==> flow/design.v <==
`timescale 1ns/1ps
module s_axil_register # (
    parameter   S_AXI_ADDR_WIDTH = 6,
                S_AXI_DATA_WIDTH = 32
)
(   
    input                                   ACLK    ,
    input                                   ARESET  ,
    input   [S_AXI_ADDR_WIDTH-1 : 0]        AWADDR  ,
    input                                   AWVALID ,
    output                                  AWREADY ,
    input   [S_AXI_DATA_WIDTH-1 : 0]        WDATA   ,
    input                                   WVALID  ,
    output                                  WREADY  ,
    input   [S_AXI_DATA_WIDTH/8-1 : 0]      WSTRB   ,
    output  [1 : 0]                         BRESP   ,
    output                                  BVALID  ,
    input                                   BREADY  ,
    input   [S_AXI_ADDR_WIDTH-1 : 0]        ARADDR  ,
    input                                   ARVALID ,
    output                                  ARREADY ,
    output  [S_AXI_DATA_WIDTH-1 : 0]        RDATA   ,
    output  [1 : 0]                         RRESP   ,
    output                                  RVALID  ,
    input                                   RREADY
);  
    localparam  ADDR_REG_0 = 'h00, ADDR_REG_8 = 'h20,
                ADDR_REG_1 = 'h04, ADDR_REG_9 = 'h24,
                ADDR_REG_2 = 'h08, ADDR_REG_A = 'h28,
                ADDR_REG_3 = 'h0C, ADDR_REG_B = 'h2C,
                ADDR_REG_4 = 'h10, ADDR_REG_C = 'h30,
                ADDR_REG_5 = 'h14, ADDR_REG_D = 'h34,
                ADDR_REG_6 = 'h18, ADDR_REG_E = 'h38,
                ADDR_REG_7 = 'h1C, ADDR_REG_F = 'h3C;
    reg     [S_AXI_DATA_WIDTH-1 : 0]    registers [0 : 15];
    localparam  ST_AW_IDLE = 2'd0,       
                ST_AW_PREP = 2'd1,       
                ST_AW_WAIT = 2'd2,       
                ST_AW_DONE = 2'd3;       
    reg     [1 : 0]                     aw_state, aw_next;   
    reg     [S_AXI_ADDR_WIDTH-1 : 0]    aw_reg;              
    wire                                aw_hs;               
    reg                                 aw_hs_flag;          
    wire                                aw_w_hs_flag;        
    always @ (posedge ACLK) begin
        if (ARESET)     aw_state <= ST_AW_IDLE;
        else            aw_state <= aw_next;
    end
    always @ (*) begin
        aw_next = aw_state;
        case (aw_state)
            ST_AW_IDLE : if (AWVALID)       aw_next = ST_AW_PREP; 
                         else               aw_next = ST_AW_IDLE;
            ST_AW_PREP :                    aw_next = ST_AW_WAIT;
            ST_AW_WAIT : if (aw_w_hs_flag)  aw_next = ST_AW_DONE;
                         else               aw_next = ST_AW_WAIT;
            ST_AW_DONE :                    aw_next = ST_AW_IDLE;
            default    :                    aw_next = ST_AW_IDLE;
        endcase
    end
    assign aw_hs   = (AWVALID & AWREADY);        
    assign AWREADY = (aw_state == ST_AW_IDLE);   
    always @ (posedge ACLK) begin
        if      (ARESET)        aw_reg <= 'h0;
        else if (aw_hs)         aw_reg <= AWADDR;
    end
    always @ (posedge ACLK) begin
        if      (ARESET)                    aw_hs_flag <= 1'b0;
        else if (aw_hs)                     aw_hs_flag <= 1'b1;
        else if (aw_state == ST_AW_DONE)    aw_hs_flag <= 1'b0;
    end
    localparam  ST_W_IDLE = 3'd0,    
                ST_W_PREP = 3'd1,    
                ST_W_WAIT = 3'd2,    
                ST_W_RESP = 3'd3,    
                ST_W_DONE = 3'd4;    
    reg     [2 : 0]                     w_state, w_next;     
    reg     [S_AXI_DATA_WIDTH-1 : 0]    w_reg;               
    wire    [S_AXI_DATA_WIDTH-1 : 0]    w_mask;              
    reg     [S_AXI_DATA_WIDTH-1 : 0]    w_mask_reg;          
    wire                                w_hs;                
    reg                                 w_hs_flag;           
    always @ (posedge ACLK) begin
        if (ARESET)     w_state <= ST_W_IDLE;
        else            w_state <= w_next;
    end
    always @ (*) begin
        w_next = w_state;
        case (w_state)
            ST_W_IDLE : if (WVALID)         w_next = ST_W_PREP;
                        else                w_next = ST_W_IDLE;
            ST_W_PREP :                     w_next = ST_W_WAIT;
            ST_W_WAIT : if (aw_w_hs_flag)   w_next = ST_W_RESP;
                        else                w_next = ST_W_WAIT;
            ST_W_RESP : if (BREADY)         w_next = ST_W_DONE;
                        else                w_next = ST_W_RESP;
            ST_W_DONE :                     w_next = ST_W_IDLE;
            default   :                     w_next = ST_W_IDLE;
        endcase
    end
    assign w_hs   = (WVALID & WREADY);               
    assign WREADY = (w_state == ST_W_IDLE);          
    assign BVALID = (w_state == ST_W_RESP);          
    assign BRESP  = 2'b00;                           
    assign aw_w_hs_flag = aw_hs_flag & w_hs_flag;    
    assign w_mask  = { {8{WSTRB[3]}}, {8{WSTRB[2]}}, {8{WSTRB[1]}}, {8{WSTRB[0]}} };     
    always @ (posedge ACLK) begin
        if      (ARESET)                w_reg <= 'h0;
        else if (w_hs)                  w_reg <= (WDATA & w_mask);
    end
    always @ (posedge ACLK) begin
        if      (ARESET)                w_mask_reg <= 'h0;
        else if (w_hs)                  w_mask_reg <= w_mask;
    end
    always @ (posedge ACLK) begin
        if      (ARESET)                w_hs_flag <= 1'b0;
        else if (w_hs)                  w_hs_flag <= 1'b1;
        else if (w_state == ST_W_RESP)  w_hs_flag <= 1'b0;
    end
    integer i;
    always @ (posedge ACLK) begin
        if (ARESET) begin
            for (i = 0; i < 16; i = i + 1) registers[i] <= 'h0;
        end
        else if (aw_w_hs_flag) begin
            case (aw_reg)
                ADDR_REG_0 : registers[0]  <= w_reg | (registers[0]  & ~w_mask_reg);
                ADDR_REG_1 : registers[1]  <= w_reg | (registers[1]  & ~w_mask_reg);
                ADDR_REG_2 : registers[2]  <= w_reg | (registers[2]  & ~w_mask_reg);
                ADDR_REG_3 : registers[3]  <= w_reg | (registers[3]  & ~w_mask_reg);
                ADDR_REG_4 : registers[4]  <= w_reg | (registers[4]  & ~w_mask_reg);
                ADDR_REG_5 : registers[5]  <= w_reg | (registers[5]  & ~w_mask_reg);
                ADDR_REG_6 : registers[6]  <= w_reg | (registers[6]  & ~w_mask_reg);
                ADDR_REG_7 : registers[7]  <= w_reg | (registers[7]  & ~w_mask_reg);
                ADDR_REG_8 : registers[8]  <= w_reg | (registers[8]  & ~w_mask_reg);
                ADDR_REG_9 : registers[9]  <= w_reg | (registers[9]  & ~w_mask_reg);
                ADDR_REG_A : registers[10] <= w_reg | (registers[10] & ~w_mask_reg);
                ADDR_REG_B : registers[11] <= w_reg | (registers[11] & ~w_mask_reg);
                ADDR_REG_C : registers[12] <= w_reg | (registers[12] & ~w_mask_reg);
                ADDR_REG_D : registers[13] <= w_reg | (registers[13] & ~w_mask_reg);
                ADDR_REG_E : registers[14] <= w_reg | (registers[14] & ~w_mask_reg);
                ADDR_REG_F : registers[15] <= w_reg | (registers[15] & ~w_mask_reg);
            endcase
        end
    end
    localparam  ST_R_IDLE = 2'd0,    
                ST_R_PREP = 2'd1,    
                ST_R_DATA = 2'd2,    
                ST_R_DONE = 2'd3;    
    reg     [1 : 0]                     r_state, r_next;     
    reg     [S_AXI_ADDR_WIDTH-1 : 0]    ar_reg;              
    wire                                ar_hs;               
    reg     [S_AXI_DATA_WIDTH-1 : 0]    r_reg;               
    always @ (posedge ACLK) begin
        if (ARESET)     r_state <= ST_R_IDLE;
        else            r_state <= r_next;
    end
    always @ (*) begin
        r_next = r_state;
        case (r_state)
            ST_R_IDLE : if (ARVALID)    r_next = ST_R_PREP;
                        else            r_next = ST_R_IDLE;
            ST_R_PREP :                 r_next = ST_R_DATA;
            ST_R_DATA : if (RREADY)     r_next = ST_R_DONE;
                        else            r_next = ST_R_DATA;
            ST_R_DONE :                 r_next = ST_R_IDLE;
            default   :                 r_next = ST_R_IDLE;
        endcase
    end
    assign ar_hs   = (ARREADY & ARVALID);        
    assign ARREADY = (r_state == ST_R_IDLE);     
    assign RVALID  = (r_state == ST_R_DATA);     
    assign RRESP   = 2'b00;                      
    assign RDATA   = r_reg;                      
    always @ (posedge ACLK) begin
        if      (ARESET)    ar_reg <= 'h0;
        else if (ar_hs)     ar_reg <= ARADDR;
    end
    always @ (posedge ACLK) begin
        if (ARESET) 
            r_reg <= 'h0;
        else begin
            case (ar_reg)
                ADDR_REG_0 : r_reg <= registers[0];
                ADDR_REG_1 : r_reg <= registers[1];
                ADDR_REG_2 : r_reg <= registers[2];
                ADDR_REG_3 : r_reg <= registers[3];
                ADDR_REG_4 : r_reg <= registers[4];
                ADDR_REG_5 : r_reg <= registers[5];
                ADDR_REG_6 : r_reg <= registers[6];
                ADDR_REG_7 : r_reg <= registers[7];
                ADDR_REG_8 : r_reg <= registers[8];
                ADDR_REG_9 : r_reg <= registers[9];
                ADDR_REG_A : r_reg <= registers[10];
                ADDR_REG_B : r_reg <= registers[11];
                ADDR_REG_C : r_reg <= registers[12];
                ADDR_REG_D : r_reg <= registers[13];
                ADDR_REG_E : r_reg <= registers[14];
                ADDR_REG_F : r_reg <= registers[15];
            endcase
        end
    end
endmodule
Step by step through the tools: s_axil_register --
The steps from the RTL of s_axil_register to its reports follow in flow order. Lines are those of the file above, counted from 1. The mark n/a stands for no value.
Design: design top s_axil_register, clock ACLK, cell library sky130hd, corner tt_025C_1v80

Word level --
Source: Yosys, flattened and elaborated. Widths are those after wreduce. Registers that Yosys merges into a memory's read port (data or address) are not register bits. Print and check cells do not count.
Bit counts: input bits 55, cells after elaboration 142, flip-flop bits (word level) 622, output and inout bits 41
Cells by class: reduce/logical cells 24, equality and inequality tests 39, bitwise gates (word level) 38, mux-type cells 15
Operators with widths (count):
- 32-bit AND | 17
- 32-bit OR | 16
- 32-bit parallel mux with 16-bit select | 1
- 6-bit equality test with constant B | 16
- 6-bit by 5-bit equality test with 1-bit output with constant B | 8
- 2-bit AND reduction | 16
- 32-bit NOT | 1
- 6-bit by 4-bit equality test with 1-bit output with constant B | 4
- 16-bit nonzero test | 1
- 2-bit parallel mux with 4-bit select | 2
- 6-bit by 3-bit equality test with 1-bit output with constant B | 2
- 6-bit zero test | 2
- 3-bit parallel mux with 4-bit select | 1
- 1-bit 2-to-1 mux | 10
- 2-bit equality test with constant B | 4
- 3-bit by 2-bit equality test with 1-bit output with constant B | 2
- 1-bit AND | 4
- 2-bit by 1-bit equality test with 1-bit output with constant B | 2
- 2-bit zero test | 2
- 2-bit nonzero test | 2
- 3-bit by 1-bit equality test with 1-bit output with constant B | 1
- 3-bit zero test | 1
- 3-bit 2-to-1 mux | 1

Depth --
Depth = most cells in a row (Yosys ltp): at word level without a register or memory, in the mapped netlist without a sequential cell, where the memories' decode and read muxes count.
Logic depth: depth after elaboration 3, ABC_AREA 0, depth in mapped cells 8, gate-level depth less buffers 5

Synthesis result --
The flow's flattened synthesis, as Yosys stat reports it; memories are mapped. The netlist is that of the ABC_AREA named above (0 if unset); the other value can give another one.
Cell types:
- sky130_fd_sc_hd__dfxtp_1 | count 607, area in all 1.22E+04 um^2
- sky130_fd_sc_hd__a22oi_1 | count 580, area in all 4.35E+03 um^2
- sky130_fd_sc_hd__nor2_1 | count 562, area in all 2.11E+03 um^2
- sky130_fd_sc_hd__clkbuf_1 | count 209, area in all 784.502 um^2
- sky130_fd_sc_hd__mux4_2 | count 27, area in all 608.083 um^2
- sky130_fd_sc_hd__nand2_1 | count 151, area in all 566.794 um^2
- sky130_fd_sc_hd__mux2i_1 | count 45, area in all 450.432 um^2
- sky130_fd_sc_hd__a21oi_1 | count 74, area in all 370.355 um^2
- sky130_fd_sc_hd__nand3_1 | count 68, area in all 340.326 um^2
- sky130_fd_sc_hd__buf_2 | count 45, area in all 225.216 um^2
- sky130_fd_sc_hd__a221oi_1 | count 18, area in all 157.651 um^2
- sky130_fd_sc_hd__and3_1 | count 21, area in all 131.376 um^2
- sky130_fd_sc_hd__nor3_1 | count 22, area in all 110.106 um^2
- sky130_fd_sc_hd__mux2_2 | count 9, area in all 101.347 um^2
- sky130_fd_sc_hd__a22o_1 | count 11, area in all 96.342 um^2
- sky130_fd_sc_hd__a222oi_1 | count 9, area in all 90.086 um^2
- sky130_fd_sc_hd__o21ai_0 | count 18, area in all 90.086 um^2
- sky130_fd_sc_hd__buf_4 | count 11, area in all 82.579 um^2
Not listed: further types 46, cells in them 167.
Mapped netlist: buffer cells 272, flip-flops 607, area of sequential cells 12151.7 um^2, standard cells after synthesis 2654, mapped area 24131.9 um^2

Worst setup path after synthesis --
Source: OpenSTA report_checks on the synthesized netlist (no wires, ideal clock, input and output delay 20% of the period each), path of least setup slack; recovery checks are left aside. Register names are those of the netlist, which keeps one name where synthesis merged equal registers.
Timing after synthesis: path kind reg2reg, from register ar_reg[5], to register r_reg[23], path delay 2.002 ns, arrival time 1.914 ns, setup slack 1.497 ns, required time 3.412 ns, library setup time 0.088 ns, launch time at the first pin 0.000 ns, clock period 3.5 ns, path buffers 3, stages on the path 9, period reached after synthesis 2.003 ns
"path delay" is the arrival time less input delay plus setup time. "stages on the path": output pins that drive a net of the path, with the launching flip-flop's if there is one; two outputs of one cell count as two. "period reached after synthesis" is the clock period less the worst setup slack; recovery checks do not enter. This is arithmetic on one report: input and output delays are still those of the set period (20% each). The rows between start and end are the longest chain of elaborated cells between them; the timing report does not say that the signal goes this way. Where chains are equally long, one stands for them. Each line given opens the expression or statement behind the cell; cells for indexed reads and writes are added by Yosys, which also makes memories of some case tables. At most two assigning lines are given for a register; there are more.
Between the ends, after synthesis: cell sequence sky130_fd_sc_hd__dfxtp_1 sky130_fd_sc_hd__buf_6 sky130_fd_sc_hd__or4b_1 sky130_fd_sc_hd__buf_4 sky130_fd_sc_hd__nor3_4 sky130_fd_sc_hd__buf_6 sky130_fd_sc_hd__a22oi_1 sky130_fd_sc_hd__and3_1 sky130_fd_sc_hd__a311oi_2, cells in the longest elaborated chain 2, elaborated cells between the ends (all ways) 18, RTL lines with such cells 1, those cells by class eq/ne: 15; mux: 1; reduce/logical: 2
RTL lines, path after synthesis:
- start, declared | RTL line 151 | reg     [S_AXI_ADDR_WIDTH-1 : 0]    ar_reg;
- start, assigned | RTL line 176 | if      (ARESET)    ar_reg <= 'h0;
- start, assigned | RTL line 177 | else if (ar_hs)     ar_reg <= ARADDR;
- 6-bit equality test | RTL line 183 | case (ar_reg)
- 32-bit parallel mux with 16-bit select | RTL line 183
- end, assigned | RTL line 184 | ADDR_REG_0 : r_reg <= registers[0];
- end, assigned | RTL line 185 | ADDR_REG_1 : r_reg <= registers[1];
- end, declared | RTL line 153 | reg     [S_AXI_DATA_WIDTH-1 : 0]    r_reg;

Timing after layout --
Path of least setup slack in the final report of run A (OpenROAD, finished layout, wires in). Where an end is a register, its clock arrival counts in the times.
Timing after layout: path kind reg2reg, from register ar_reg[1], to register r_reg[6], setup slack -0.26 ns, library setup time 0.08 ns, launch time at the first pin 0.64 ns, arrival time 2.78 ns, required time 2.51 ns, stages on the path 8, path buffers 2, clock period 1.96 ns
The rows between start and end are the longest chain of elaborated cells between them; the timing report does not say that the signal goes this way. Where chains are equally long, one stands for them. At most two assigning lines are given for a register; there are more.
Between the ends, after layout: cell sequence sky130_fd_sc_hd__dfxtp_4 sky130_fd_sc_hd__buf_6 sky130_fd_sc_hd__or4b_4 sky130_fd_sc_hd__nor3_4 sky130_fd_sc_hd__buf_12 sky130_fd_sc_hd__a22oi_1 sky130_fd_sc_hd__and4_1 sky130_fd_sc_hd__a311oi_1, cells in the longest elaborated chain 2, elaborated cells between the ends (all ways) 18, RTL lines with such cells 1, those cells by class eq/ne: 15; mux: 1; reduce/logical: 2
RTL lines, path after layout:
- start, declared | RTL line 151 | reg     [S_AXI_ADDR_WIDTH-1 : 0]    ar_reg;
- start, assigned | RTL line 176 | if      (ARESET)    ar_reg <= 'h0;
- start, assigned | RTL line 177 | else if (ar_hs)     ar_reg <= ARADDR;
- 6-bit equality test | RTL line 183 | case (ar_reg)
- 32-bit parallel mux with 16-bit select | RTL line 183
- end, assigned | RTL line 184 | ADDR_REG_0 : r_reg <= registers[0];
- end, assigned | RTL line 185 | ADDR_REG_1 : r_reg <= registers[1];
- end, declared | RTL line 153 | reg     [S_AXI_DATA_WIDTH-1 : 0]    r_reg;

FLOW RESULTS
============

s_axil_register through Yosys and OpenROAD on sky130hd: 4 stored runs, unordered, with their settings and measured results. The constraints put input and output delay at 20% of the set period each and load the outputs with 0.01 pF.
"achieved clock period" is the run's clock period less its worst setup slack. It is reckoned from that one timing run; input and output delays stay at 20% of the period that was set.
"worst setup path time" = time allowed to the worst setup path (clock period - input delay - output delay, where it has them) - its slack; a late launch clock adds to it, a late capture clock takes from it.
"power consumption" is the tool's figure for a default switching activity; nothing was simulated.

* Run A | settings: ABC_AREA 0; CELL_PAD_IN_SITES_GLOBAL_PLACEMENT 1; CORE_UTILIZATION 18; CTS_CLUSTER_DIAMETER 360; CTS_CLUSTER_SIZE 32; MAX_ROUTING_LAYER met4; PLACE_DENSITY_LB_ADDON 0.03; SETUP_SLACK_MARGIN 0.49; TNS_END_PERCENT 35; period_ns 1.96; CAP_MARGIN 20; CORE_MARGIN 2; SLEW_MARGIN 20 | results: Yosys chip area after synthesis 24,131.9 um^2; total die area 137,011.0 um^2; utilization in the final report 0.266; setup slack of the worst path -0.260 ns; sum of negative setup slack -7.243 ns; worst hold slack 0.153 ns; power consumption 21,872 µW; achieved clock period 2.220 ns; worst setup path time 2.22 ns; class of the worst setup path reg2reg
* Run B | settings: CAP_MARGIN 0; CELL_PAD_IN_SITES_DETAIL_PLACEMENT 2; CELL_PAD_IN_SITES_GLOBAL_PLACEMENT 2; CORE_MARGIN 8; CORE_UTILIZATION 53; CTS_CLUSTER_DIAMETER 239; CTS_CLUSTER_SIZE 17; MAX_ROUTING_LAYER met5; MIN_ROUTING_LAYER met1; PLACE_DENSITY_LB_ADDON 0.18; TNS_END_PERCENT 65; period_ns 2.51; SLEW_MARGIN 20 | incomplete, placement halted on DPL-0033
* Run C | settings: CORE_UTILIZATION 40; PLACE_DENSITY 0.6; period_ns 2.96; CAP_MARGIN 20; CORE_MARGIN 2; SLEW_MARGIN 20 | results: Yosys chip area after synthesis 24,131.9 um^2; total die area 62,310.1 um^2; utilization in the final report 0.472; setup slack of the worst path 0.367 ns; sum of negative setup slack 0.000 ns; worst hold slack 0.338 ns; power consumption 17,958 µW; achieved clock period 2.593 ns; worst setup path time 2.59 ns; class of the worst setup path reg2reg
* Run D | settings: ABC_AREA 1; CELL_PAD_IN_SITES_GLOBAL_PLACEMENT 0; CORE_ASPECT_RATIO 0.53; CORE_MARGIN 6; CTS_CLUSTER_DIAMETER 50; CTS_CLUSTER_SIZE 69; GPL_ROUTABILITY_DRIVEN 0; GPL_TIMING_DRIVEN 0; MAX_ROUTING_LAYER met4; MIN_ROUTING_LAYER met2; PLACE_DENSITY_LB_ADDON 0.08; SETUP_SLACK_MARGIN 0.15; SLEW_MARGIN 10; TNS_END_PERCENT 15; period_ns 3.5; CAP_MARGIN 20; CORE_UTILIZATION 40 | incomplete, routing halted on GRT-0116
